==> flow/design.v <==
module mulary
  (
   input wire        clk,
   input wire        reset,
   input integer     req_command,
   input wire [31:0] req_in_1,
   input wire [31:0] req_in_2,
   output reg [63:0] resp_result
   );
   reg           y_signed, y_signed0, y_signed1;
   reg           x_, x0_, x1_;
   reg [15:0]    x0, x1, y1, y2;
   reg [23:0]    y0, y3;
   wire [2:0]    br00 = {x0[1:0],1'b0};
   wire [2:0]    br01 = x0[3:1];
   wire [2:0]    br02 = x0[5:3];
   wire [2:0]    br03 = x0[7:5];
   wire [2:0]    br04 = {x0[9:8],x0_};
   wire [2:0]    br05 = x0[11:9];
   wire [2:0]    br06 = x0[13:11];
   wire [2:0]    br07 = x0[15:13];
   wire [2:0]    br10 = {x1[1:0],x_};
   wire [2:0]    br11 = x1[3:1];
   wire [2:0]    br12 = x1[5:3];
   wire [2:0]    br13 = x1[7:5];
   wire [2:0]    br14 = {x1[9:8],x1_};
   wire [2:0]    br15 = x1[11:9];
   wire [2:0]    br16 = x1[13:11];
   wire [2:0]    br17 = x1[15:13];
   reg           ng00, ng01, ng02, ng03, ng04, ng05, ng06, ng07;
   reg           ng10, ng11, ng12, ng13, ng14, ng15, ng16, ng17;
   always @(*)begin
      y_signed = 1'b0;
      y_signed0 = 1'b0;
      y_signed1 = 1'b0;
      x_  = 1'b0;
      x0_ = 1'b0;
      x1_ = 1'b0;
      x0 = 16'h0;
      x1 = 16'h0;
      y0 = 24'h0;
      y1 = 16'h0;
      y2 = 16'h0;
      y3 = 24'h0;
      ng00 = (br00[2:1]==2'b10)|(br00[2:0]==3'b110);
      ng01 = (br01[2:1]==2'b10)|(br01[2:0]==3'b110);
      ng02 = (br02[2:1]==2'b10)|(br02[2:0]==3'b110);
      ng03 = (br03[2:1]==2'b10)|(br03[2:0]==3'b110);
      ng04 = (br04[2:1]==2'b10)|(br04[2:0]==3'b110);
      ng05 = (br05[2:1]==2'b10)|(br05[2:0]==3'b110);
      ng06 = (br06[2:1]==2'b10)|(br06[2:0]==3'b110);
      ng07 = (br07[2:1]==2'b10)|(br07[2:0]==3'b110);
      if((req_command==0)|(req_command==1))begin
         ng10 = 1'b0;
         ng11 = 1'b0;
         ng12 = 1'b0;
         ng13 = 1'b0;
      end else begin
         ng10 = (br10[2:1]==2'b10)|(br10[2:0]==3'b110);
         ng11 = (br11[2:1]==2'b10)|(br11[2:0]==3'b110);
         ng12 = (br12[2:1]==2'b10)|(br12[2:0]==3'b110);
         ng13 = (br13[2:1]==2'b10)|(br13[2:0]==3'b110);
      end
      ng14 = (br14[2:1]==2'b10)|(br14[2:0]==3'b110);
      ng15 = (br15[2:1]==2'b10)|(br15[2:0]==3'b110);
      ng16 = (br16[2:1]==2'b10)|(br16[2:0]==3'b110);
      ng17 = (br17[2:1]==2'b10)|(br17[2:0]==3'b110);
      case(req_command)
        0,
        1,
        2,
        6,
        8,
        10,
        12,
        13:begin
           y_signed = 1'b0;
           y_signed0 = 1'b0;
           y_signed1 = 1'b0;
        end
        3,
        4:begin
           y_signed = 1'b1;
           y_signed0 = 1'b0;
           y_signed1 = 1'b0;
        end
        7,
        9,
        11:begin
           y_signed = 1'b1;
           y_signed0 = 1'b1;
           y_signed1 = 1'b1;
        end
      endcase
      case(req_command)
        0,
        1:begin
           x_  = req_in_1[7];
           x0_ = req_in_1[7];
           x1_ = req_in_1[15];
           x0[15:0] = req_in_1[15:0];
           x1[15:0] = req_in_1[23:8];
           y0[23:0] = req_in_2[23:0];
           y1[15:0] = req_in_2[15:0];
           y2[15:0] = req_in_2[23:8];
           y3[23:0] = req_in_2[23:0];
        end
        2,
        3,
        4:begin
           x_       = 1'b0;
           x0_ = req_in_1[7];
           x1_ = req_in_1[7];
           x0[15:0] = req_in_1[15:0];
           x1[15:0] = req_in_1[15:0];
           y0[23:0] = {8'h0,req_in_2[15:0]};
           y1[15:0] = req_in_2[15:0];
           y2[15:0] = req_in_2[31:16];
           y3[23:0] = {req_in_2[31:16],8'h0};
        end
        6,
        7,
        8,
        9:begin
           x_       = 1'b0;
           x0_ = req_in_1[7];
           x1_ = req_in_1[23];
           x0[15:0] = req_in_1[15:0];
           x1[15:0] = req_in_1[31:16];
           y0[23:0] = {8'h0,req_in_2[15:0]};
           y1[15:0] = req_in_2[15:0];
           y2[15:0] = req_in_2[31:16];
           y3[23:0] = {req_in_2[31:16],8'h0};
        end
        10,
        11:begin
           x_       = 1'b0;
           x0_      = 1'b0;
           x1_      = 1'b0;
           x0[15:0] = req_in_1[15:0];
           x1[15:0] = req_in_1[31:16];
           y0[23:0] = {req_in_2[7:0],16'h0};
           y1[15:0] = {req_in_2[15:8],8'h0};
           y2[15:0] = {8'h0,req_in_2[23:16]};
           y3[23:0] = {16'h0,req_in_2[31:24]};
        end
        12,
        13:begin
           x_       = 1'b0;
           x0_      = 1'b0;
           x1_      = 1'b0;
           x0[15:0] = req_in_1[15:0];
           x1[15:0] = req_in_1[31:16];
           y0[23:0] = {16'h0,req_in_2[7:0]};
           y1[15:0] = {req_in_2[15:8],8'h0};
           y2[15:0] = {8'h0,req_in_2[23:16]};
           y3[23:0] = {req_in_2[31:24],16'h0};
        end
      endcase
   end
   always @(*) begin
     resp_result = 64'h0;  
     case(req_command)
       0,
       1:begin
          resp_result[63:0] = (64'hfffe0000_00000000
                               +(result0      )
                               +(result1 << 8 )
                               + (((x1[15])? req_in_2[23:0] : 0) <<24)  );
       end
       2:begin
          resp_result[63:0] = (64'hfffdfffe_00000000
                               +(result0      )
                               +(result1 << 8 )
                               + (((x0[15])? req_in_2[15:0]  : 0) <<16)
                               + (((x1[15])? req_in_2[31:16] : 0) <<32)  );
       end
       4:begin
          resp_result[63:0] = ((64'hfffcfffe_00000000|{~(req_in_1[15]&req_in_2[31]),48'h0000_00000000})
                               +(result0      )
                               +(result1 << 8 )
                               + (((x0[15])? req_in_2[15:0]  : 0) <<16)
                               + (((x1[15])? req_in_2[31:16] : 0) <<32)  );
       end
       3:begin
          resp_result[63:0] = (64'hfffdfffe_00000000
                               +(result0     )
                               +(result1 << 8)  );
       end
       6:begin
          resp_result[63:0] = (64'hfffffffc_00000000
                               +(result0      )
                               +(result1 >> 8 )
                               + (((x0[15])? req_in_2[15:0]  : 0) <<16)
                               + (((x1[15])? req_in_2[31:16] : 0) <<16)  );
       end
       7:begin
          resp_result[63:0] = (64'hfffffffc_00000000
                               +(result0      )
                               +(result1 >> 8 )   );
       end
       8:begin
          resp_result[63:0] = (64'hfffffffe_00000000
                               +(result0      )
                               +(result1 << 24)
                               + (((x0[15])? req_in_2[15:0]  : 0) <<16)
                               + (((x1[15])? req_in_2[31:16] : 0) <<48)  );
       end
       9:begin
          resp_result[63:0] = ((64'hfffffffe_00000000|{req_in_1[15]^req_in_2[15],32'h00000000})
                               +(result0     )
                               +(result1 <<24));
       end
       10:begin
          resp_result[63:0] = (64'hfffffff8_00000000
                               +(result0      )
                               +(result1 << 8 )
                               + (((x0[7] )? req_in_2[7:0]  : 0) << 24)
                               + (((x0[15])? req_in_2[15:8] : 0) << 24)
                               + (((x1[7] )? req_in_2[23:16]: 0) << 24)
                               + (((x1[15])? req_in_2[31:24]: 0) << 24)  );
       end
       11:begin
          resp_result[63:0] = (64'hfffffff8_00000000
                               +(result0      )
                               +(result1 << 8 )  );
       end
       12,
       13:begin
          resp_result[63:0] = (64'hfffffffe_00000000
                               +(result0      )
                               +(result1 << 24)
                               + (((x0[7] )? req_in_2[7:0]  : 0) << 8)
                               + (((x0[15])? req_in_2[15:8] : 0) << 24)
                               + (((x1[7] )? req_in_2[23:16]: 0) << 40)
                               + (((x1[15])? req_in_2[31:24]: 0) << 56)  );
       end
     endcase
   end
   wire [27:0]   by00, by01, by02, by03, by04, by05, by06, by07;
   wire [27:0]   by10, by11, by12, by13, by14, by15, by16, by17;
   booth0 booth00(.i(0), .y_signed(y_signed0), .br(br00), .y(y0), .by(by00), .com(req_command));
   booth0 booth01(.i(1), .y_signed(y_signed0), .br(br01), .y(y0), .by(by01), .com(req_command));
   booth0 booth02(.i(1), .y_signed(y_signed0), .br(br02), .y(y0), .by(by02), .com(req_command));
   booth0 booth03(.i(1), .y_signed(y_signed0), .br(br03), .y(y0), .by(by03), .com(req_command));
   booth1 booth04(.i(0), .y_signed(y_signed1), .br(br04), .y(y1), .by(by04), .com(req_command));
   booth1 booth05(.i(1), .y_signed(y_signed1), .br(br05), .y(y1), .by(by05), .com(req_command));
   booth1 booth06(.i(1), .y_signed(y_signed1), .br(br06), .y(y1), .by(by06), .com(req_command));
   booth1 booth07(.i(1), .y_signed(y_signed1), .br(br07), .y(y1), .by(by07), .com(req_command));
   booth2 booth10(.i(0), .y_signed(y_signed), .br(br10), .y(y2), .by(by10), .com(req_command));
   booth2 booth11(.i(1), .y_signed(y_signed), .br(br11), .y(y2), .by(by11), .com(req_command));
   booth2 booth12(.i(1), .y_signed(y_signed), .br(br12), .y(y2), .by(by12), .com(req_command));
   booth2 booth13(.i(1), .y_signed(y_signed), .br(br13), .y(y2), .by(by13), .com(req_command));
   booth3 booth14(.i(0), .y_signed(y_signed), .br(br14), .y(y3), .by(by14), .com(req_command));
   booth3 booth15(.i(1), .y_signed(y_signed), .br(br15), .y(y3), .by(by15), .com(req_command));
   booth3 booth16(.i(1), .y_signed(y_signed), .br(br16), .y(y3), .by(by16), .com(req_command));
   booth3 booth17(.i(1), .y_signed(y_signed), .br(br17), .y(y3), .by(by17), .com(req_command));
   wire [63:0]   result0 = ((({1'b0,by00}+ng00)) +
                            (({1'b0,by01}+ng01)<<2) +
                            (({1'b0,by02}+ng02)<<4) +
                            (({1'b0,by03}+ng03)<<6) +
                            (({1'b0,by04}+ng04)<<8) +
                            (({1'b0,by05}+ng05)<<10) +
                            (({1'b0,by06}+ng06)<<12) +
                            (({1'b0,by07}+ng07)<<14) );
   wire [63:0]   result1 = ((({1'b0,by10}+(ng10<<8))) +
                            (({1'b0,by11}+(ng11<<8))<<2) +
                            (({1'b0,by12}+(ng12<<8))<<4) +
                            (({1'b0,by13}+(ng13<<8))<<6) +
                            (({1'b0,by14}+ng14)<<8) +
                            (({1'b0,by15}+ng15)<<10) +
                            (({1'b0,by16}+ng16)<<12) +
                            (({1'b0,by17}+ng17)<<14) );
endmodule
module booth0
  (
   input             i,
   input             y_signed,
   input [2:0]       br,
   input [23:0]      y,
   input integer     com,
   output reg [27:0] by
   );
   wire              y_sign = (com==11) ? y[23] : y[15]&y_signed;
   wire              S = ((br==3'b000)|(br==3'b111)) ? 1'b0 : y_sign^br[2] ;
   always @(*) begin
      case(br)
        3'b000: by[15:0] =  {16{1'b0}};
        3'b001: by[15:0] =  {y[15:0]};
        3'b010: by[15:0] =  {y[15:0]};
        3'b011: by[15:0] =  {y[14:0],1'b0};
        3'b100: by[15:0] = ~{y[14:0],1'b0};
        3'b101: by[15:0] = ~{y[15:0]};
        3'b110: by[15:0] = ~{y[15:0]};
        3'b111: by[15:0] =  {16{1'b0}};
      endcase
      if((com==0)||(com==1)||(com==10)||(com==11))begin
         case(br)
           3'b000: by[24:16] =  {9{1'b0}};
           3'b001: by[24:16] =  {y[23]&y_signed,y[23:16]};
           3'b010: by[24:16] =  {y[23]&y_signed,y[23:16]};
           3'b011: by[24:16] =  {y[23:15]};
           3'b100: by[24:16] = ~{y[23:15]};
           3'b101: by[24:16] = ~{y[23]&y_signed,y[23:16]};
           3'b110: by[24:16] = ~{y[23]&y_signed,y[23:16]};
           3'b111: by[24:16] =  {9{1'b0}};
         endcase
         if(i) by[27:25] = {2'b01,~S};
         else  by[27:25] = {~S,S,S};
      end else begin
         case(br)
           3'b000: by[16] =  1'b0;
           3'b001: by[16] =  y[15]&y_signed;
           3'b010: by[16] =  y[15]&y_signed;
           3'b011: by[16] =  y[15];
           3'b100: by[16] = ~y[15];
           3'b101: by[16] = ~(y[15]&y_signed);
           3'b110: by[16] = ~(y[15]&y_signed);
           3'b111: by[16] =  1'b0;
         endcase
         if(i) by[27:17] = {8'h0,2'b01,~S};
         else  by[27:17] = {8'h0,~S,S,S};
      end
   end
endmodule
module booth1
  (
   input             i,
   input             y_signed,
   input [2:0]       br,
   input [15:0]      y,
   input integer     com,
   output reg [27:0] by
   );
   wire              S = ((br==3'b000)|(br==3'b111)) ? 1'b0 : (y[15]&y_signed)^br[2] ;
   always @(*) begin
      case(br)
        3'b000: by[15:0] =  {16{1'b0}};
        3'b001: by[15:0] =  {y[15:0]};
        3'b010: by[15:0] =  {y[15:0]};
        3'b011: by[15:0] =  {y[14:0],1'b0};
        3'b100: by[15:0] = ~{y[14:0],1'b0};
        3'b101: by[15:0] = ~{y[15:0]};
        3'b110: by[15:0] = ~{y[15:0]};
        3'b111: by[15:0] =  {16{1'b0}};
      endcase
      by[27:16] = 0;  
      case(com)
        0,
        1: begin
           case(br)
             3'b000: by[16] =  1'b0;
             3'b001: by[16] =  1'b0;
             3'b010: by[16] =  1'b0;
             3'b011: by[16] =  y[15];
             3'b100: by[16] = ~y[15];
             3'b101: by[16] =  1'b0;
             3'b110: by[16] =  1'b0;
             3'b111: by[16] =  1'b0;
           endcase
           by[27:17] = 0;
        end
        2,
        3,
        4,
        6,
        7,
        8,
        9,
        12,
        13: begin
           case(br)
             3'b000: by[16] =  1'b0;
             3'b001: by[16] =  y[15]&y_signed;
             3'b010: by[16] =  y[15]&y_signed;
             3'b011: by[16] =  y[15];
             3'b100: by[16] = ~y[15];
             3'b101: by[16] =~(y[15]&y_signed);
             3'b110: by[16] =~(y[15]&y_signed);
             3'b111: by[16] =  1'b0;
           endcase
           by[27:17] = {8'h0,2'b01,~S};
        end
        10,
        11: begin
           case(br)
             3'b000: by[16] =  1'b0;
             3'b001: by[16] =  y[15]&y_signed;
             3'b010: by[16] =  y[15]&y_signed;
             3'b011: by[16] =  y[15];
             3'b100: by[16] = ~y[15];
             3'b101: by[16] =~(y[15]&y_signed);
             3'b110: by[16] =~(y[15]&y_signed);
             3'b111: by[16] =  1'b0;
           endcase
           if(i) by[27:17] = {8'h0,2'b01,~S};
           else  by[27:17] = {8'h0,~S,S,S};
        end
      endcase
   end
endmodule
module booth2
  (
   input             i,
   input             y_signed,
   input [2:0]       br,
   input [15:0]      y,
   input integer     com,
   output reg [27:0] by
   );
   wire              y_sign = ((com==11) ? y[7] : y[15]) & y_signed;
   wire              S = ((br==3'b000)|(br==3'b111)) ? 1'b0 : y_sign^br[2] ;
   always @(*) begin
      if((com==10)||(com==11))begin
         if(i) by[19:17] = {2'b01,~S};
         else  by[19:17] = {~S,S,S};
         by[24:20] = 0;
      end else begin
         case(br)
           3'b000: by[24:17] =  {8{1'b0}};
           3'b001: by[24:17] =  {y[15]&y_signed,y[15:9]};
           3'b010: by[24:17] =  {y[15]&y_signed,y[15:9]};
           3'b011: by[24:17] =  {y[15:8]};
           3'b100: by[24:17] = ~{y[15:8]};
           3'b101: by[24:17] = ~{y[15]&y_signed,y[15:9]};
           3'b110: by[24:17] = ~{y[15]&y_signed,y[15:9]};
           3'b111: by[24:17] =  {8{1'b0}};
         endcase
      end
      if((com==0)|(com==1))begin
         case(br)
           3'b000: by[16] =  1'b0;
           3'b001: by[16] =  y[8];
           3'b010: by[16] =  y[8];
           3'b011: by[16] =  1'b0;
           3'b100: by[16] =  1'b0;
           3'b101: by[16] = ~y[8];
           3'b110: by[16] = ~y[8];
           3'b111: by[16] =  1'b0;
         endcase
         by[27:25] = {2'b01,~S};
         by[15:0] = ({16{1'b0}});
      end else if((com==10)|(com==11))begin
         case(br)
           3'b000: by[16:8] =  {9{1'b0}};
           3'b001: by[16:8] =  {y[7]&y_signed,y[7:0]};
           3'b010: by[16:8] =  {y[7]&y_signed,y[7:0]};
           3'b011: by[16:8] =  {y[7:0],1'b0};
           3'b100: by[16:8] = ~{y[7:0],1'b0};
           3'b101: by[16:8] = ~{y[7]&y_signed,y[7:0]};
           3'b110: by[16:8] = ~{y[7]&y_signed,y[7:0]};
           3'b111: by[16:8] =  {9{1'b0}};
         endcase
         by[27:25] = 0;
         by[7:0] = 0;
      end else begin
         case(br)
           3'b000: by[16:8] =  {9{1'b0}};
           3'b001: by[16:8] =   y[8:0];
           3'b010: by[16:8] =   y[8:0];
           3'b011: by[16:8] =  {y[7:0],1'b0};
           3'b100: by[16:8] = ~{y[7:0],1'b0};
           3'b101: by[16:8] =  ~y[8:0];
           3'b110: by[16:8] =  ~y[8:0];
           3'b111: by[16:8] =  {9{1'b0}};
         endcase
         if(i) by[27:25] = {2'b01,~S};
         else  by[27:25] = {~S,S,S};
         by[7:0] = 0;
      end
   end
endmodule
module booth3
  (
   input             i,
   input             y_signed,
   input [2:0]       br,
   input [23:0]      y,
   input integer     com,
   output reg [27:0] by
   );
   wire              y_sign = ((com==11) ? y[7] : y[23]) & y_signed;
   wire              S = ((br==3'b000)|(br==3'b111)) ? 1'b0 : y_sign^br[2] ;
   always @(*) begin
      case(br)
        3'b000: by[7:0] =  {8{1'b0}};
        3'b001: by[7:0] =  {y[7:0]};
        3'b010: by[7:0] =  {y[7:0]};
        3'b011: by[7:0] =  {y[6:0],1'b0};
        3'b100: by[7:0] = ~{y[6:0],1'b0};
        3'b101: by[7:0] = ~{y[7:0]};
        3'b110: by[7:0] = ~{y[7:0]};
        3'b111: by[7:0] =  {8{1'b0}};
      endcase
      if((com==10)||(com==11))begin
         case(br)
           3'b000: by[8] =  1'b0;
           3'b001: by[8] =  y[7]&y_signed;
           3'b010: by[8] =  y[7]&y_signed;
           3'b011: by[8] =  y[7];
           3'b100: by[8] = ~y[7];
           3'b101: by[8] =~(y[7]&y_signed);
           3'b110: by[8] =~(y[7]&y_signed);
           3'b111: by[8] =  1'b0;
         endcase
         if(i) by[11:9] = {2'b01,~S};
         else  by[11:9] = {~S,S,S};
         by[27:12] = 0;
      end else begin
         case(br)
           3'b000: by[24:8] =  {17{1'b0}};
           3'b001: by[24:8] =  {y[23]&y_signed,y[23:8]};
           3'b010: by[24:8] =  {y[23]&y_signed,y[23:8]};
           3'b011: by[24:8] =  {y[23:7]};
           3'b100: by[24:8] = ~{y[23:7]};
           3'b101: by[24:8] = ~{y[23]&y_signed,y[23:8]};
           3'b110: by[24:8] = ~{y[23]&y_signed,y[23:8]};
           3'b111: by[24:8] =  {17{1'b0}};
         endcase
         by[27:25] = {2'b01,~S};
      end
   end
endmodule
module cpa
  (
   input integer      req_command,
   input wire [63:0]  mul,
   input wire [4:0]   mulctl,
   input wire [31:0]  aln0,
   input wire [31:0]  aln1,
   input wire [31:0]  aln2,
   input wire [31:0]  aln3,
   output wire [31:0] add0,
   output wire [31:0] add1,
   output wire [31:0] add2,
   output wire [31:0] add3,
   output wire [81:0] addo
   );
   wire [81:0]        alnmul = (((mulctl[4]) ? {16'h0,mul[63:0]} : {mul[47:0],32'h0}) ^
                                {{34{mulctl[3]}},{16{mulctl[2]}},{16{mulctl[1]}},{16{mulctl[0]}}} );
   wire [2:0]         alnctl = (req_command==13) ? mulctl[2:0] : 3'b0;
   reg                cin0, cin1, cin2, cin3;
   wire [16:0]        sum01 = aln0[15: 0] + alnmul[63:48] + cin0;
   wire [16:0]        sum11 = aln1[15: 0] + alnmul[47:32] + cin1;
   wire [16:0]        sum21 = aln2[15: 0] + alnmul[31:16] + cin2;
   wire [16:0]        sum31 = aln3[15: 0] + alnmul[15: 0] + cin3;
   wire [17:0]        sum00 = aln0[31:16] + alnmul[81:64]   + sum01[16];
   wire [16:0]        sum10 = aln1[31:16] + {16{alnctl[2]}} + sum11[16];
   wire [16:0]        sum20 = aln2[31:16] + {16{alnctl[1]}} + sum21[16];
   wire [16:0]        sum30 = aln3[31:16] + {16{alnctl[0]}} + sum31[16];
   always @(*) begin
      if(req_command==13)begin
         cin0 = (mulctl[3]==1'b1);
         cin1 = (mulctl[2]==1'b1);
         cin2 = (mulctl[1]==1'b1);
         cin3 = (mulctl[0]==1'b1);
      end else begin
         cin0 = sum11[16];
         cin1 = sum21[16];
         cin2 = sum31[16];
         cin3 = (mulctl[0]==1'b1);
      end
   end
   assign add0 = {sum00[15:0], sum01[15:0]};
   assign add1 = {sum10[15:0], sum11[15:0]};
   assign add2 = {sum20[15:0], sum21[15:0]};
   assign add3 = {sum30[15:0], sum31[15:0]};
   assign addo = {sum00[17:0], sum01[15:0], sum11[15:0], sum21[15:0], sum31[15:0]};
endmodule
module fmad_check
  (
   input [31:0]      x,
   input [31:0]      y,
   input [31:0]      z,
   output reg [31:0] rslt,
   output reg [4:0]  flag
   );
   always @ (x or y or z) begin
      rslt = {32{1'bx}};
      flag = 5'h0;
      if((x[30:23]==8'hff)&(x[22:0]!=0))begin
         rslt    = x|32'h00400000;
         flag[4] = ~x[22]|((y[30:23]==8'hff)&~y[22]&(y[21:0]!=0))|((z[30:23]==8'hff)&~z[22]&(z[21:0]!=0));
      end else if((y[30:23]==8'hff)&(y[22:0]!=0))begin
         rslt    = y|32'h00400000;
         flag[4] = ~y[22]|((x[30:23]==8'hff)&~x[22]&(x[21:0]!=0))|((z[30:23]==8'hff)&~z[22]&(z[21:0]!=0));
      end else if(((x[30:23]==8'hff)&(y[30:0]==0))|((y[30:23]==8'hff)&(x[30:0]==0)))begin
         rslt    = 32'hffc00000;
         flag[4] = 1'b1;
      end else if((z[30:23]==8'hff)&(z[22:0]!=0))begin
         rslt    = z|32'h00400000;
         flag[4] = ~z[22]|((x[30:23]==8'hff)&~x[22]&(x[21:0]!=0))|((y[30:23]==8'hff)&~y[22]&(y[21:0]!=0));
      end else if(((x[30:23]==8'hff)|(y[30:23]==8'hff))&((z[30:23]==8'hff)))begin
         if((x[31]^y[31])==z[31])begin
            rslt    = z[31:0];
         end else begin
            rslt    = 32'hffc00000;
            flag[4] = 1'b1;
         end
      end else if(x[30:23]==8'hff)begin
         rslt = {x[31]^y[31],x[30:0]};
      end else if(y[30:23]==8'hff)begin
         rslt = {x[31]^y[31],y[30:0]};
      end else if(z[30:23]==8'hff)begin
         rslt = z[31:0];
      end else if((x[30:0]==0)|(y[30:0]==0))begin
         if(z[30:0]==0)
           rslt = {z[31]&(x[31]^y[31]),z[30:0]};
         else
           rslt = z;
      end else begin
         flag[0] = 1'b1;
      end
   end
endmodule
module fmad
  (
   input                    clk,
   input                    reset,
   input                    req,
   input integer            req_command,
   input [31:0]             x,
   input [31:0]             y,
   input [31:0]             z,
   input [31:0]             w,
   output reg signed [31:0] acc0, acc1, acc2, acc3,  
   output reg signed [ 9:0] exp0, exp1, exp2, exp3,  
   output reg [31:0]        rslt,                    
   output reg [4:0]         flag                     
   );
   reg               en0, en1;
   always @ (*) begin
      if(reset)begin
         en0 = 1'b0;
      end else begin
         en0 = req;
      end
   end
   always @ (posedge clk) begin
      if(reset)begin
         en1 <= 1'b0;
      end else begin
         en1 <= en0;
      end
   end
   wire[4:0]         flag0i;                    
   wire [31:0]       rslt0i;                    
   reg [4:0]         flag0, flag1;              
   reg [31:0]        rslt0, rslt1;              
   fmad_check fmad_check
     (
      .x(x),
      .y(y),
      .z(z),
      .rslt(rslt0i),
      .flag(flag0i)
   );
   always @ (posedge clk) begin
      if(en0) begin
         if(req_command==1)begin
            flag0 <= flag0i;
            rslt0 <= rslt0i;
         end else begin
            flag0 <= 0;
         end
      end
      if(en1)begin
         flag1 <= flag0;
         rslt1 <= rslt0;
      end
   end
   wire [23:0]       fracx = {(x[30:23]!=8'h00),x[22:0]};                    
   wire [23:0]       fracy = {(y[30:23]!=8'h00),y[22:0]};                    
   wire [31:0]       fracz = {(z[30:23]!=8'h00),z[22:0],8'h0};               
   wire [7:0]        expx =       (x[30:23]==8'h00) ? 8'h01 : x[30:23];      
   wire [7:0]        expy =       (y[30:23]==8'h00) ? 8'h01 : y[30:23];      
   wire signed [8:0] expz = {1'b0,(z[30:23]==8'h00) ? 8'h01 : z[30:23]};     
   wire signed [9:0] expm = expx+expy-127+1;                                 
   wire signed [9:0] expd = expm-expz;                                       
   wire [63:0]       muli;
   wire [31:0]       req_in_1 = ((req_command == 1) ? {8'h0,fracx[23:0]}
                                 :                    {1'b1,x[6:0],  1'b1,y[6:0],  1'b1,z[6:0],  1'b1,w[6:0]});
   wire [31:0]       req_in_2 = ((req_command == 1) ? {8'h0,fracy[23:0]}
                                 :                    {1'b1,x[22:16],1'b1,y[22:16],1'b1,z[22:16],1'b1,w[22:16]});
   mulary mulary
     (
      .clk(clk),
      .reset(reset),
      .req_command(req_command),
      .req_in_1(req_in_1),
      .req_in_2(req_in_2),
      .resp_result(muli)
   );
   reg [5:0]         sfti;
   always @ (*) begin
      if(expd>=55)begin
         sfti = 55;
      end else if(expd>=0)begin
         sfti = expd;
      end else if(expd>=-32)begin
         sfti = expd+32;
      end else begin
         sfti = 0;
      end
   end
   reg [5:0]         sft0, sft1, sft2, sft3;
   reg [8:0]         expa;                                                               
   reg               sgnz;                                                               
   wire signed [9:0] exp0p = {1'b0,x[30:23]} + {1'b0,x[14:7]};                           
   wire signed [9:0] exp1p = {1'b0,y[30:23]} + {1'b0,y[14:7]};                           
   wire signed [9:0] exp2p = {1'b0,z[30:23]} + {1'b0,z[14:7]};                           
   wire signed [9:0] exp3p = {1'b0,w[30:23]} + {1'b0,w[14:7]};                           
   reg signed [9:0]  exp0l, exp1l, exp2l, exp3l;                                         
   wire sftout0 = ((exp0l==0) | (aln0[48:30]!={19{1'b0}}) & (aln0[48:30]!={19{1'b1}}));  
   wire sftout1 = ((exp1l==0) | (aln1[48:30]!={19{1'b0}}) & (aln1[48:30]!={19{1'b1}}));  
   wire sftout2 = ((exp2l==0) | (aln2[48:30]!={19{1'b0}}) & (aln2[48:30]!={19{1'b1}}));  
   wire sftout3 = ((exp3l==0) | (aln3[48:30]!={19{1'b0}}) & (aln3[48:30]!={19{1'b1}}));  
   wire signed [9:0] exp0i = (!sftout0) ? exp0 : exp0l;                                  
   wire signed [9:0] exp1i = (!sftout1) ? exp1 : exp1l;                                  
   wire signed [9:0] exp2i = (!sftout2) ? exp2 : exp2l;                                  
   wire signed [9:0] exp3i = (!sftout3) ? exp3 : exp3l;                                  
   wire signed [9:0] exd0 = exp0p - exp0i + 16;                                          
   wire signed [9:0] exd1 = exp1p - exp1i + 16;                                          
   wire signed [9:0] exd2 = exp2p - exp2i + 16;                                          
   wire signed [9:0] exd3 = exp3p - exp3i + 16;                                          
   reg [63:0]        mul;
   reg [4:0]         mulctl;
   reg [48:0]        aln0, aln1, aln2, aln3;
   wire [31:0]       add0, add1, add2, add3;
   always @ (posedge clk) begin
      if(en0)begin
         if(req_command==13)begin
            if((x[30:23]==0)|(x[14:7]==0)|(exd0<0))  exp0l <= 0;
            else                                     exp0l <= exp0p;
            if((y[30:23]==0)|(y[14:7]==0)|(exd1<0))  exp1l <= 0;
            else                                     exp1l <= exp1p;
            if((z[30:23]==0)|(z[14:7]==0)|(exd2<0))  exp2l <= 0;
            else                                     exp2l <= exp2p;
            if((w[30:23]==0)|(w[14:7]==0)|(exd3<0))  exp3l <= 0;
            else                                     exp3l <= exp3p;
         end
         if(req_command==13)begin
            mul <= muli;
         end else begin
            mul <= {16'h0,muli[47:0]};
         end
         if(req_command==1)begin
            sgnz <= z[31];
            if(expd>=0)begin
               expa <= expm;
            end else if(expd>=-32)begin
               expa <= expm+32;
            end else begin
               expa <= expz;
            end
         end
         if(req_command==13)begin
            mulctl <= {1'b1,x[31]^x[15], y[31]^y[15], z[31]^z[15], w[31]^w[15]};
         end else begin
            if(expd>=0) mulctl <= {1'b0,{4{(x[31]^y[31]^z[31])}}};
            else        mulctl <= {1'b1,{4{(x[31]^y[31]^z[31])}}};
         end
         if(req_command==13)begin
            if(exd0[9:6]!=0) sft0 <= 63;
            else             sft0 <= exd0;
            if(exd1[9:6]!=0) sft1 <= 63;
            else             sft1 <= exd1;
            if(exd2[9:6]!=0) sft2 <= 63;
            else             sft2 <= exd2;
            if(exd3[9:6]!=0) sft3 <= 63;
            else             sft3 <= exd3;
         end else begin
            if(sfti>=48)begin
               acc0 <= 0;            acc1 <= fracz;            acc2 <= fracz;            acc3 <= fracz;
               sft0 <= 0;            sft1 <= sfti;             sft2 <= sfti-16;          sft3 <= sfti-32;
            end else if(sfti>=32)begin
               acc0 <= fracz;        acc1 <= fracz;            acc2 <= fracz;            acc3 <= {fracz,16'h0};
               sft0 <= sfti+16;      sft1 <= sfti;             sft2 <= sfti-16;          sft3 <= sfti-16;
            end else if(sfti>=16)begin
               acc0 <= fracz;        acc1 <= fracz;            acc2 <= {fracz,16'h0};    acc3 <= 0;
               sft0 <= sfti+16;      sft1 <= sfti;             sft2 <= sfti;             sft3 <= 0;
            end else begin
               acc0 <= fracz;        acc1 <= {fracz,16'h0};    acc2 <= 0;                acc3 <= 0;
               sft0 <= sfti+16;      sft1 <= sfti+16;          sft2 <= 0;                sft3 <= 0;
            end
         end
      end
      if(reset)begin
         exp0 <= 0;
         acc0 <= 0;
         exp1 <= 0;
         acc1 <= 0;
         exp2 <= 0;
         acc2 <= 0;
         exp3 <= 0;
         acc3 <= 0;
      end else if((req_command==13)&(en1))begin  
         if(!sftout0)begin
            exp0 <= exp0l;
            acc0 <= add0;
         end
         if(!sftout1)begin
            exp1 <= exp1l;
            acc1 <= add1;
         end
         if(!sftout2)begin
            exp2 <= exp2l;
            acc2 <= add2;
         end
         if(!sftout3)begin
            exp3 <= exp3l;
            acc3 <= add3;
         end
      end
   end
   always @ (*) begin
      if(req_command==1)begin  
         aln0 = {acc0,16'h0}>>sft0;
         aln1 = {acc1,16'h0}>>sft1;
         aln2 = {acc2,16'h0}>>sft2;
         aln3 = {acc3,16'h0}>>sft3;
      end else begin
         aln0 = $signed({acc0,16'h0})>>>sft0;
         aln1 = $signed({acc1,16'h0})>>>sft1;
         aln2 = $signed({acc2,16'h0})>>>sft2;
         aln3 = $signed({acc3,16'h0})>>>sft3;
      end
   end
   wire [81:0]       addi;
   cpa cpa
     (
      .req_command(req_command),   
      .mul(mul),
      .mulctl(mulctl),
      .aln0(aln0),      .aln1(aln1),      .aln2(aln2),      .aln3(aln3),
      .add0(add0),      .add1(add1),      .add2(add2),      .add3(add3),
      .addo(addi)
   );
   reg [81:0]        add;
   reg [8:0]         expr;
   reg               sgnr;
   always @ (posedge clk) begin
      if(en1 & flag0[0])begin
         add[81:0] <= addi;
         sgnr <= sgnz;
         expr <= expa;
      end
   end
   wire [64:0]   nrmi,nrm0,nrm1,nrm2,nrm3,nrm4,nrm5;
   wire [1:0]    ssn;
   wire [5:0]    nrmsft;                                 
   assign nrmsft[5] = (~(|nrmi[64:32])|(&nrmi[64:32]))& (expr[8:5]!=4'h0);
   assign nrmsft[4] = (~(|nrm5[64:48])|(&nrm5[64:48]))&((expr[8:4]&{3'h7,~nrmsft[5],  1'b1})!=5'h00);
   assign nrmsft[3] = (~(|nrm4[64:56])|(&nrm4[64:56]))&((expr[8:3]&{3'h7,~nrmsft[5:4],1'b1})!=6'h00);
   assign nrmsft[2] = (~(|nrm3[64:60])|(&nrm3[64:60]))&((expr[8:2]&{3'h7,~nrmsft[5:3],1'b1})!=7'h00);
   assign nrmsft[1] = (~(|nrm2[64:62])|(&nrm2[64:62]))&((expr[8:1]&{3'h7,~nrmsft[5:2],1'b1})!=8'h00);
   assign nrmsft[0] = (~(|nrm1[64:63])|(&nrm1[64:63]))&((expr[8:0]&{3'h7,~nrmsft[5:1],1'b1})!=9'h000);
   assign nrmi = {add[81:18],(|add[17:0])};
   assign nrm5 = (~nrmsft[5]) ? nrmi : {add[49:0], 15'h0};
   assign nrm4 = (~nrmsft[4]) ? nrm5 : {nrm5[48:0], 16'h0000};
   assign nrm3 = (~nrmsft[3]) ? nrm4 : {nrm4[56:0], 8'h00};
   assign nrm2 = (~nrmsft[2]) ? nrm3 : {nrm3[60:0], 4'h0};
   assign nrm1 = (~nrmsft[1]) ? nrm2 : {nrm2[62:0], 2'b00};
   assign nrm0 = (~nrmsft[0]) ? nrm1 : {nrm1[63:0], 1'b0};
   assign ssn = {nrm0[38],(|nrm0[37:0])};
   wire [2:0]    grsn = {nrm0[40:39],(|ssn)};
   wire          rnd = (~nrmi[64]) ? (grsn[1:0]==2'b11)|(grsn[2:1]==2'b11)
                                   : ((grsn[1:0]==2'b00)|                           
                                      ((grsn[1]^grsn[0])     &(grsn[0]))|           
                                      ((grsn[2]^(|grsn[1:0]))&(grsn[1]^grsn[0])));  
   wire [9:0]    expn = expr-nrmsft+{1'b0,(nrm0[64]^nrm0[63])};  
   wire [30:0]   rsltr = (~nrm0[64]) ? {expn,nrm0[62:40]}+rnd : {expn,~nrm0[62:40]}+rnd;
   always @ (*) begin
      rslt[31] = sgnr^add[81];
      flag = 0;
      if(flag1[0] == 1'b0)begin
         rslt = rslt1;
         flag = flag1;
      end else if(nrmi==0)begin
         rslt[31:0] = 32'h00000000;
      end else if(expn[9])begin
         rslt[30:0] = 31'h00000000;
         flag[0] = 1'b1;
         flag[1] = 1'b1;
      end else if((expn[8:0]>=9'h0ff)&(~expn[9]))begin
         rslt[30:0] = 31'h7f800000;
         flag[0] = 1'b1;
         flag[2] = 1'b1;
      end else if(~nrm0[64])begin
         rslt[30:0] = rsltr[30:0];
         flag[0] = |grsn[1:0] | (rsltr[30:23]==8'hff);
         flag[1] = ((rsltr[30:23]==8'h00)|((expn[7:0]==8'h00)&~ssn[1]))&(|grsn[1:0]);
         flag[2] = (rsltr[30:23]==8'hff);
      end else begin
         rslt[30:0] = rsltr[30:0];
         flag[0] = |grsn[1:0] | (rsltr[30:23]==8'hff);
         flag[1] = ((rsltr[30:23]==8'h00)|((expn[7:0]==8'h00)&((~ssn[1]&~ssn[0])|(ssn[1]&ssn[0])) ))&(|grsn[1:0]);
         flag[2] = (rsltr[30:23]==8'hff);
      end
   end
endmodule
module fmad_fp32
  (
   input         clk,
   input         reset,
   input         req,
   input [31:0]  x,
   input [31:0]  y,
   input [31:0]  z,
   output [31:0] rslt,
   output [4:0]  flag
   );
   wire signed [31:0] acc0, acc1, acc2, acc3;
   wire signed [9:0]  exp0, exp1, exp2, exp3;
   fmad fmad
     (
      .clk(clk),
      .reset(reset),
      .req(req),
      .req_command(1),
      .x(x),
      .y(y),
      .z(z),
      .w(32'h0),
      .acc0(acc0), .acc1(acc1), .acc2(acc2), .acc3(acc3),
      .exp0(exp0), .exp1(exp1), .exp2(exp2), .exp3(exp3),
      .rslt(rslt),
      .flag(flag)
   );
endmodule
# ---- Tool chain data of fmad_fp32
# Tool output for the design above before and after an edit, in the order of the flow.
# Lines under "before" count in the file above, lines under "after" in the edited file.
# "diff" is "after" less "before", of the values as shown; "rel_change_pct" is that difference over "before", in percent.
# Operators: Yosys type, input widths -> output width; for muxes data width and select width s.
# Library cell names are shortened.
# A cell with n/a has no value.
dict set report setup {
  design {fmad_fp32}
  clock_port {clk}
  cell_library {sky130hd}
  pvt_corner {tt_025C_1v80}
}

# ---- Edit of the RTL
# The edit as a unified diff against the file above.
# The edit is scripted: it alters the design's behaviour and was not made to optimise anything.
# begin of diff
@@ -240,5 +240,8 @@
    wire [27:0]   by00, by01, by02, by03, by04, by05, by06, by07;
    wire [27:0]   by10, by11, by12, by13, by14, by15, by16, by17;
-   booth0 booth00(.i(0), .y_signed(y_signed0), .br(br00), .y(y0), .by(by00), .com(req_command));
+   wire [27:0] by00_p, by00_n;
+   booth0 booth00(.i(0), .y_signed(y_signed0), .br(br00), .y(y0), .by(by00_p), .com(req_command));
+   booth0 booth00_b (.i(0), .y_signed(y_signed0), .br(br00), .y(~y0), .by(by00_n), .com(req_command));
+   assign by00 = by00_p ^ by00_n;
    booth0 booth01(.i(1), .y_signed(y_signed0), .br(br01), .y(y0), .by(by01), .com(req_command));
    booth0 booth02(.i(1), .y_signed(y_signed0), .br(br02), .y(y0), .by(by02), .com(req_command));
# end of diff

# ---- Elaborated design
# Yosys after proc, flatten, opt, wreduce and memory -nomap, before mapping. Memory bits, and registers merged into a memory's read port (data or address), are not among the register bits. Print and check cells are not counted. Equal cells are merged and count once.
# Yosys's memory passes give these memory sizes; they may raise the number of words (mostly to a power of two), join words into wider ones and drop unused or constant bits.
# item before after diff rel_change_pct
set word_totals {}
lappend word_totals {out_inout_bits 37 37 0 0.00}
lappend word_totals {latch_bits 0 0 0 n/a}
lappend word_totals {inputBits 99 99 0 0.00}
lappend word_totals {reg_bits 376 376 0 0.00}
lappend word_totals {mem_count 1 1 0 0.00}
lappend word_totals {clocked_rd_ports_x_width 0 0 0 n/a}
lappend word_totals {mem_bits_rw 0 0 0 n/a}
lappend word_totals {elab_cells 537 550 13 2.42}
lappend word_totals {rom_bits 48 48 0 0.00}
# item before after
set memory_table {}
lappend memory_table {mem_shapes {16 x 3 bit 1R0W} {16 x 3 bit 1R0W}}
# item before after diff rel_change_pct
set classes {}
lappend classes {n_mux 114 117 3 2.63}
lappend classes {bitwise 143 153 10 6.99}
lappend classes {cmp 7 7 0 0.00}
lappend classes {n_reduce_logical 96 96 0 0.00}
lappend classes {equal 98 98 0 0.00}
lappend classes {n_shift 4 4 0 0.00}
lappend classes {multipliers 0 0 0 n/a}
lappend classes {n_addsub 52 52 0 0.00}
lappend classes {n_div 0 0 0 n/a}
# cell before after diff rel_change_pct
set ops {}
lappend ops {{$and 1x1->1} 32 34 2 6.25}
lappend ops {{$not 16->16} 2 4 2 100.00}
lappend ops {{$not 9->9} 2 4 2 100.00}
lappend ops {{$mux 1} 29 30 1 3.45}
lappend ops {{$not 1->1} 27 28 1 3.70}
lappend ops {{$xor 1x1->1} 18 19 1 5.56}
lappend ops {{$pmux 16 s4} 1 2 1 100.00}
lappend ops {{$pmux 9 s4} 1 2 1 100.00}
lappend ops {{$not 24->24} 0 1 1 n/a}
lappend ops {{$xor 28x28->28} 0 1 1 n/a}
# Operator kinds equal on both sides are left out: 113.

# ---- Logic depth
# Yosys ltp: most cells in a row. Word level: on the elaborated netlist, between registers, memories and ports. Mapped: between sequential cells and ports; inverters and the memories' decode and read muxes count.
# item before after diff rel_change_pct
set depth {}
lappend depth {ltp_word 46 46 0 0.00}
lappend depth {abc_area 0 0 n/a n/a}
lappend depth {mapped_depth 98 98 0 0.00}
lappend depth {ltp_nobuf 96 96 0 0.00}

# ---- Mapped cells and area
# Source: synth_stat.txt of the flow (Yosys; design flattened, memories mapped). It holds for the ABC_AREA given above (unset counts as 0); a run with the other value may have another netlist.
# cell before after diff rel_change_pct
set types {}
lappend types {xor2_1 290 360 70 24.14}
lappend types {xnor2_1 486 419 -67 -13.79}
lappend types {o22ai_1 123 63 -60 -48.78}
lappend types {nand2_1 690 638 -52 -7.54}
lappend types {inv_1 330 278 -52 -15.76}
lappend types {o21ai_0 349 399 50 14.33}
lappend types {a22oi_1 99 143 44 44.44}
lappend types {and3_1 42 81 39 92.86}
lappend types {o221ai_1 62 28 -34 -54.84}
lappend types {nor2_1 525 557 32 6.10}
lappend types {nand3_1 195 165 -30 -15.38}
lappend types {or2_2 20 50 30 150.00}
lappend types {o2bb2ai_1 0 30 30 n/a}
lappend types {clkbuf_1 411 439 28 6.81}
lappend types {nand3b_1 16 43 27 168.75}
lappend types {mux2_2 59 84 25 42.37}
lappend types {mux2i_1 173 196 23 13.29}
lappend types {mux4_2 62 45 -17 -27.42}
# Cell types equal on both sides are left out: 14.
# The list need not be complete.
# item before after diff rel_change_pct
set synth_totals {}
lappend synth_totals {cell_count 6528 6765 237 3.63}
lappend synth_totals {buf_cells 525 557 32 6.10}
lappend synth_totals {flip_flops 340 341 1 0.29}
lappend synth_totals {mapped_area_um2 52287.6 54005.5 1717.9 3.29}
lappend synth_totals {seqArea_um2 9238.9 9268.9 30.0 0.32}
# The figures by module come from a second, unflattened synthesis with its own total; it is not the netlist above.
# item before after diff rel_change_pct
set hier_totals {}
lappend hier_totals {cells_unflattened 14455 14779 324 2.24}
lappend hier_totals {area_unflattened_um2 109087.1 111037.7 1950.6 1.79}
# Rows give one instance, submodules left out.
# mod mod_area_um2 cells seq_area_um2 n_inst
set modules_before {}
lappend modules_before {mulary 46024.1 6056 0.0 1}
lappend modules_before {fmad 38884.8 4814 12462.0 1}
lappend modules_before {cpa 7947.6 1079 0.0 1}
lappend modules_before {booth3 1023.5 159 0.0 4}
lappend modules_before {booth2 1011.0 148 0.0 4}
lappend modules_before {booth0 880.8 135 0.0 4}
lappend modules_before {booth1 718.2 108 0.0 4}
lappend modules_before {fmad_check 1689.1 304 0.0 1}
lappend modules_before {fmad_fp32 7.5 2 0.0 1}
# mod mod_area_um2 cells seq_area_um2 n_inst
set modules_after {}
lappend modules_after {mulary 47093.9 6245 0.0 1}
lappend modules_after {fmad 38884.8 4814 12462.0 1}
lappend modules_after {cpa 7947.6 1079 0.0 1}
lappend modules_after {booth0 880.8 135 0.0 5}
lappend modules_after {booth3 1023.5 159 0.0 4}
lappend modules_after {booth2 1011.0 148 0.0 4}
lappend modules_after {booth1 718.2 108 0.0 4}
lappend modules_after {fmad_check 1689.1 304 0.0 1}
lappend modules_after {fmad_fp32 7.5 2 0.0 1}

# ---- Timing after synthesis
# OpenSTA on the mapped netlist: ideal clock, no wires. The path of least setup slack (recovery checks aside). Input and output delay are each 20% of the period. Register names are those of the netlist, which keeps one name where synthesis merged equal registers.
# item before after diff rel_change_pct
set synth_path {}
lappend synth_path {kind {flip-flop to output port} {flip-flop to output port} n/a n/a}
lappend synth_path {start {register fmad.expr[8]} {register fmad.add[81]} n/a n/a}
lappend synth_path {end {output flag[1]} {output flag[1]} n/a n/a}
lappend synth_path {driving_pins 65 85 20 30.77}
lappend synth_path {path_delay_ns 13.032 18.005 4.973 38.16}
lappend synth_path {t_first_pin_ns 0.000 0.000 0.000 n/a}
lappend synth_path {tclk_ns 17.5 17.5 0.0 0.00}
lappend synth_path {n_path_buf 14 25 11 78.57}
lappend synth_path {arrival_ns 13.032 18.005 4.973 38.16}
lappend synth_path {out_delay_ns 3.500 3.500 0.000 0.00}
lappend synth_path {path_slack_ns 0.968 -4.005 -4.973 n/a}
lappend synth_path {t_required_ns 14.000 14.000 0.000 0.00}
lappend synth_path {synth_period_reached_ns 16.532 21.505 4.973 30.08}
# "path_delay_ns" = arrival - input delay + setup time.
# A path that ends at an output port has no setup time.
# "driving_pins": output pins that drive a net of the path, with the launching flip-flop's if there is one; two outputs of one cell count as two.
# "synth_period_reached_ns" = period - worst setup slack (recovery checks aside). The figure is calculated, with input and output delays left at 20% of the set period.
# Between the ends stands the longest chain of elaborated cells between them, by number of cells; it is not shown to be the way that was timed. Of several equally long chains one is given.
# Each line given opens the expression or statement behind the cell; cells for indexed reads and writes are added by Yosys, which also makes memories of some case tables.
dict set report synth_via_before {
  path_cell_list {edfxtp_1 > inv_1 > ha_1 > nor3b_1 > a21oi_4 > buf_4 > inv_2 > clkbuf_1 > clkbuf_1 > ha_1 > nor4b_1 > nor2_1 > nand4_1 > mux2_4 > nand2_8 > clkinv_4 > buf_6 > clkbuf_1 > [29 not listed] > mux2i_4 > nor2_4 > inv_2 > buf_1 > ha_1 > inv_1 > ha_1 > a21o_1 > a21oi_1 > o21bai_1 > a21oi_1 > inv_1 > a21oi_1 > o21bai_1 > xnor2_1 > o21ai_0 > or4b_2 > o31ai_1}
  elab_chain_len 44
  cone_cells 90
  classes_between {add/sub (4); compare (1); eq/ne (2); mux (13); logic (48); reduce/logical (22)}
}
# item line
set synth_rtl_before {}
lappend synth_rtl_before {{start: declaration} 840} ;# reg [8:0]         expr;
lappend synth_rtl_before {{start: assignment} 846} ;# expr <= expa;
lappend synth_rtl_before {{$reduce_bool 4->1} 852} ;# assign nrmsft[5] = (~(|nrmi[64:32])|(&nrmi[64:32]))& (expr[8:5]!=4'h0);
lappend synth_rtl_before {{$and 1x1->1} 852}
lappend synth_rtl_before {{$mux 65} 859} ;# assign nrm5 = (~nrmsft[5]) ? nrmi : {add[49:0], 15'h0};
lappend synth_rtl_before {{$reduce_or 17->1} 853} ;# assign nrmsft[4] = (~(|nrm5[64:48])|(&nrm5[64:48]))&((expr[8:4]&{3'h7,~nrmsft[5],  1'b1})!=5'h00);
lappend synth_rtl_before {{$not 1->1} 853}
lappend synth_rtl_before {{$or 1x1->1} 853}
lappend synth_rtl_before {{$and 1x1->1} 853}
lappend synth_rtl_before {{[30 not listed]} n/a}
lappend synth_rtl_before {{$or 1x1->1} 892} ;# flag[1] = ((rsltr[30:23]==8'h00)|((expn[7:0]==8'h00)&~ssn[1]))&(|grsn[1:0]);
lappend synth_rtl_before {{$and 1x1->1} 892}
lappend synth_rtl_before {{$mux 1} 889} ;# end else if(~nrm0[64])begin
lappend synth_rtl_before {{$mux 1} 885} ;# end else if((expn[8:0]>=9'h0ff)&(~expn[9]))begin
lappend synth_rtl_before {{$mux 1} 881} ;# end else if(expn[9])begin
lappend synth_rtl_before {{$mux 3} 879} ;# end else if(nrmi==0)begin
lappend synth_rtl_before {{$mux 3} 876} ;# if(flag1[0] == 1'b0)begin
lappend synth_rtl_before {{end: declaration} 911} ;# output [4:0]  flag
dict set report synth_via_after {
  path_cell_list {edfxtp_1 > nand3_1 > or4_4 > or4_4 > a21boi_4 > inv_2 > buf_2 > clkbuf_1 > clkbuf_1 > clkbuf_1 > ha_1 > or4b_2 > or3b_1 > clkbuf_1 > nand2_1 > o21a_1 > buf_6 > inv_1 > [49 not listed] > nor2_1 > or3_1 > o21ai_0 > xnor2_1 > ha_1 > a21o_1 > a21oi_1 > o21bai_1 > a21oi_1 > inv_1 > a21oi_1 > o21bai_1 > xnor2_1 > nor2_1 > a21oi_1 > o41a_1 > or4b_1 > o21ai_1}
  elab_chain_len 46
  cone_cells 94
  classes_between {add/sub (4); compare (1); eq/ne (2); mux (13); logic (50); reduce/logical (24)}
}
# item line
set synth_rtl_after {}
lappend synth_rtl_after {{start: declaration} 842} ;# reg [81:0]        add;
lappend synth_rtl_after {{start: assignment} 847} ;# add[81:0] <= addi;
lappend synth_rtl_after {{$reduce_or 33->1} 855} ;# assign nrmsft[5] = (~(|nrmi[64:32])|(&nrmi[64:32]))& (expr[8:5]!=4'h0);
lappend synth_rtl_after {{$not 1->1} 855}
lappend synth_rtl_after {{$or 1x1->1} 855}
lappend synth_rtl_after {{$and 1x1->1} 855}
lappend synth_rtl_after {{$mux 65} 862} ;# assign nrm5 = (~nrmsft[5]) ? nrmi : {add[49:0], 15'h0};
lappend synth_rtl_after {{$reduce_or 17->1} 856} ;# assign nrmsft[4] = (~(|nrm5[64:48])|(&nrm5[64:48]))&((expr[8:4]&{3'h7,~nrmsft[5],  1'b1})!=5'h00);
lappend synth_rtl_after {{$not 1->1} 856}
lappend synth_rtl_after {{[32 not listed]} n/a}
lappend synth_rtl_after {{$or 1x1->1} 895} ;# flag[1] = ((rsltr[30:23]==8'h00)|((expn[7:0]==8'h00)&~ssn[1]))&(|grsn[1:0]);
lappend synth_rtl_after {{$and 1x1->1} 895}
lappend synth_rtl_after {{$mux 1} 892} ;# end else if(~nrm0[64])begin
lappend synth_rtl_after {{$mux 1} 888} ;# end else if((expn[8:0]>=9'h0ff)&(~expn[9]))begin
lappend synth_rtl_after {{$mux 1} 884} ;# end else if(expn[9])begin
lappend synth_rtl_after {{$mux 3} 882} ;# end else if(nrmi==0)begin
lappend synth_rtl_after {{$mux 3} 879} ;# if(flag1[0] == 1'b0)begin
lappend synth_rtl_after {{end: declaration} 914} ;# output [4:0]  flag

# ---- Worst path after layout
# Path of least setup slack in the final report of the runs of pair 1 (OpenROAD, finished layout, wires in). Where an end is a register, its clock arrival counts in the times.
# item before after diff rel_change_pct
set layout_path {}
lappend layout_path {kind {flip-flop to flip-flop} {flip-flop to output port} n/a n/a}
lappend layout_path {start {register fmad.sft3[0]} {register fmad.add[80]} n/a n/a}
lappend layout_path {end {register fmad.add[80]} {output flag[2]} n/a n/a}
lappend layout_path {path_slack_ns 0.92 0.46 -0.46 n/a}
lappend layout_path {out_delay_ns n/a 3.50 n/a n/a}
lappend layout_path {t_first_pin_ns 0.54 0.55 0.01 1.85}
lappend layout_path {setup_time_ns 0.27 n/a n/a n/a}
lappend layout_path {n_path_buf 1 3 2 200.00}
lappend layout_path {t_required_ns 17.76 14.00 -3.76 -21.17}
lappend layout_path {tclk_ns 17.5 17.5 0.0 0.00}
lappend layout_path {driving_pins 94 62 -32 -34.04}
lappend layout_path {arrival_ns 16.83 13.54 -3.29 -19.55}
# Between the ends stands the longest chain of elaborated cells between them, by number of cells; it is not shown to be the way that was timed. Of several equally long chains one is given.
# At most two assigning lines are given for a register; there are more.
dict set report layout_via_before {
  path_cell_list {edfxtp_1 > buf_12 > mux4_2 > mux4_2 > a32oi_2 > nor2_1 > a21oi_2 > fa_2 > nor2b_1 > o21ai_1 > nand2_1 > a21o_1 > a21o_1 > a21o_1 > a21o_1 > a21o_1 > a21o_1 > a21o_1 > [58 not listed] > inv_1 > fa_2 > inv_1 > a21oi_1 > o21bai_1 > a21o_1 > a21o_1 > a21oi_2 > o21bai_1 > a21oi_1 > o21bai_1 > a21oi_1 > o21bai_1 > a21oi_2 > o21bai_2 > a21o_1 > a21oi_1 > xnor2_1}
  elab_chain_len 7
  cone_cells 7
  cone_lines 6
  classes_between {add/sub (6); shift (1)}
}
# item line
set layout_rtl_before {}
lappend layout_rtl_before {{start: declaration} 706} ;# reg [5:0]         sft0, sft1, sft2, sft3;
lappend layout_rtl_before {{start: assignment} 771} ;# else             sft3 <= exd3;
lappend layout_rtl_before {{start: assignment} 778} ;# sft0 <= sfti+16;      sft1 <= sfti;             sft2 <= sfti-16;          sft3 <= sfti-16;
lappend layout_rtl_before {{$shr 48x6->16} 821} ;# aln3 = {acc3,16'h0}>>sft3;
lappend layout_rtl_before {{$add 16x16->17} 546} ;# wire [16:0]        sum31 = aln3[15: 0] + alnmul[15: 0] + cin3;
lappend layout_rtl_before {{$add 17x1->17} 546}
lappend layout_rtl_before {{$add 17x1->17} 545} ;# wire [16:0]        sum21 = aln2[15: 0] + alnmul[31:16] + cin2;
lappend layout_rtl_before {{$add 17x1->17} 544} ;# wire [16:0]        sum11 = aln1[15: 0] + alnmul[47:32] + cin1;
lappend layout_rtl_before {{$add 17x1->17} 543} ;# wire [16:0]        sum01 = aln0[15: 0] + alnmul[63:48] + cin0;
lappend layout_rtl_before {{$add 18x1->18} 547} ;# wire [17:0]        sum00 = aln0[31:16] + alnmul[81:64]   + sum01[16];
lappend layout_rtl_before {{end: assignment} 844} ;# add[81:0] <= addi;
lappend layout_rtl_before {{end: declaration} 839} ;# reg [81:0]        add;
dict set report layout_via_after {
  path_cell_list {edfxtp_1 > nand2_1 > or4_4 > or4_4 > a21boi_4 > inv_2 > ha_4 > or4b_4 > or3b_4 > nand2_8 > o21a_2 > inv_4 > ha_4 > nand3b_1 > or2_4 > nand2_2 > or4b_1 > o211ai_2 > [26 not listed] > nor3_2 > a21oi_4 > or2_4 > ha_1 > nand2_1 > a31oi_1 > ha_2 > ha_1 > nand2_1 > nor4_2 > nor4_2 > nor4b_2 > buf_4 > a21boi_1 > nor4_1 > nand4_1 > a211oi_2 > clkdlybuf4s50_1}
  elab_chain_len 43
  cone_cells 80
  classes_between {add/sub (4); compare (1); eq/ne (3); mux (12); logic (39); reduce/logical (21)}
}
# item line
set layout_rtl_after {}
lappend layout_rtl_after {{start: declaration} 842} ;# reg [81:0]        add;
lappend layout_rtl_after {{start: assignment} 847} ;# add[81:0] <= addi;
lappend layout_rtl_after {{$reduce_or 33->1} 855} ;# assign nrmsft[5] = (~(|nrmi[64:32])|(&nrmi[64:32]))& (expr[8:5]!=4'h0);
lappend layout_rtl_after {{$not 1->1} 855}
lappend layout_rtl_after {{$or 1x1->1} 855}
lappend layout_rtl_after {{$and 1x1->1} 855}
lappend layout_rtl_after {{$mux 65} 862} ;# assign nrm5 = (~nrmsft[5]) ? nrmi : {add[49:0], 15'h0};
lappend layout_rtl_after {{$reduce_or 17->1} 856} ;# assign nrmsft[4] = (~(|nrm5[64:48])|(&nrm5[64:48]))&((expr[8:4]&{3'h7,~nrmsft[5],  1'b1})!=5'h00);
lappend layout_rtl_after {{$not 1->1} 856}
lappend layout_rtl_after {{[29 not listed]} n/a}
lappend layout_rtl_after {{$add 31x1->31} 875} ;# wire [30:0]   rsltr = (~nrm0[64]) ? {expn,nrm0[62:40]}+rnd : {expn,~nrm0[62:40]}+rnd;
lappend layout_rtl_after {{$mux 31} 875}
lappend layout_rtl_after {{$eq 8x8->1} 896} ;# flag[2] = (rsltr[30:23]==8'hff);
lappend layout_rtl_after {{$mux 1} 888} ;# end else if((expn[8:0]>=9'h0ff)&(~expn[9]))begin
lappend layout_rtl_after {{$mux 1} 884} ;# end else if(expn[9])begin
lappend layout_rtl_after {{$mux 3} 882} ;# end else if(nrmi==0)begin
lappend layout_rtl_after {{$mux 3} 879} ;# if(flag1[0] == 1'b0)begin
lappend layout_rtl_after {{end: declaration} 914} ;# output [4:0]  flag

# ---- Measured runs
# Runs of the flow (Yosys, OpenROAD) on both versions; the two runs of a pair have the same settings. The constraints put input and output delay at 20% of the set period each and load the outputs with 0.01 pF.
dict set report flow_settings_pair_1 {
  CORE_UTILIZATION 40
  period_ns 17.5
  CAP_MARGIN 20
  CORE_MARGIN 2
  SLEW_MARGIN 20
}
# item before after diff rel_change_pct
set measured_pair_1 {}
lappend measured_pair_1 {hold_ws_ns 0.417 0.419 0.002 n/a}
lappend measured_pair_1 {worst_setup_slack_ns 0.923 0.465 -0.458 n/a}
lappend measured_pair_1 {post_synth_area_um2 52287.6 54005.5 1717.9 3.29}
lappend measured_pair_1 {design_die_area_um2 133627.0 137968.0 4341.0 3.25}
lappend measured_pair_1 {finish.stdcell_area_um2 56305.3 59133.0 2827.7 5.02}
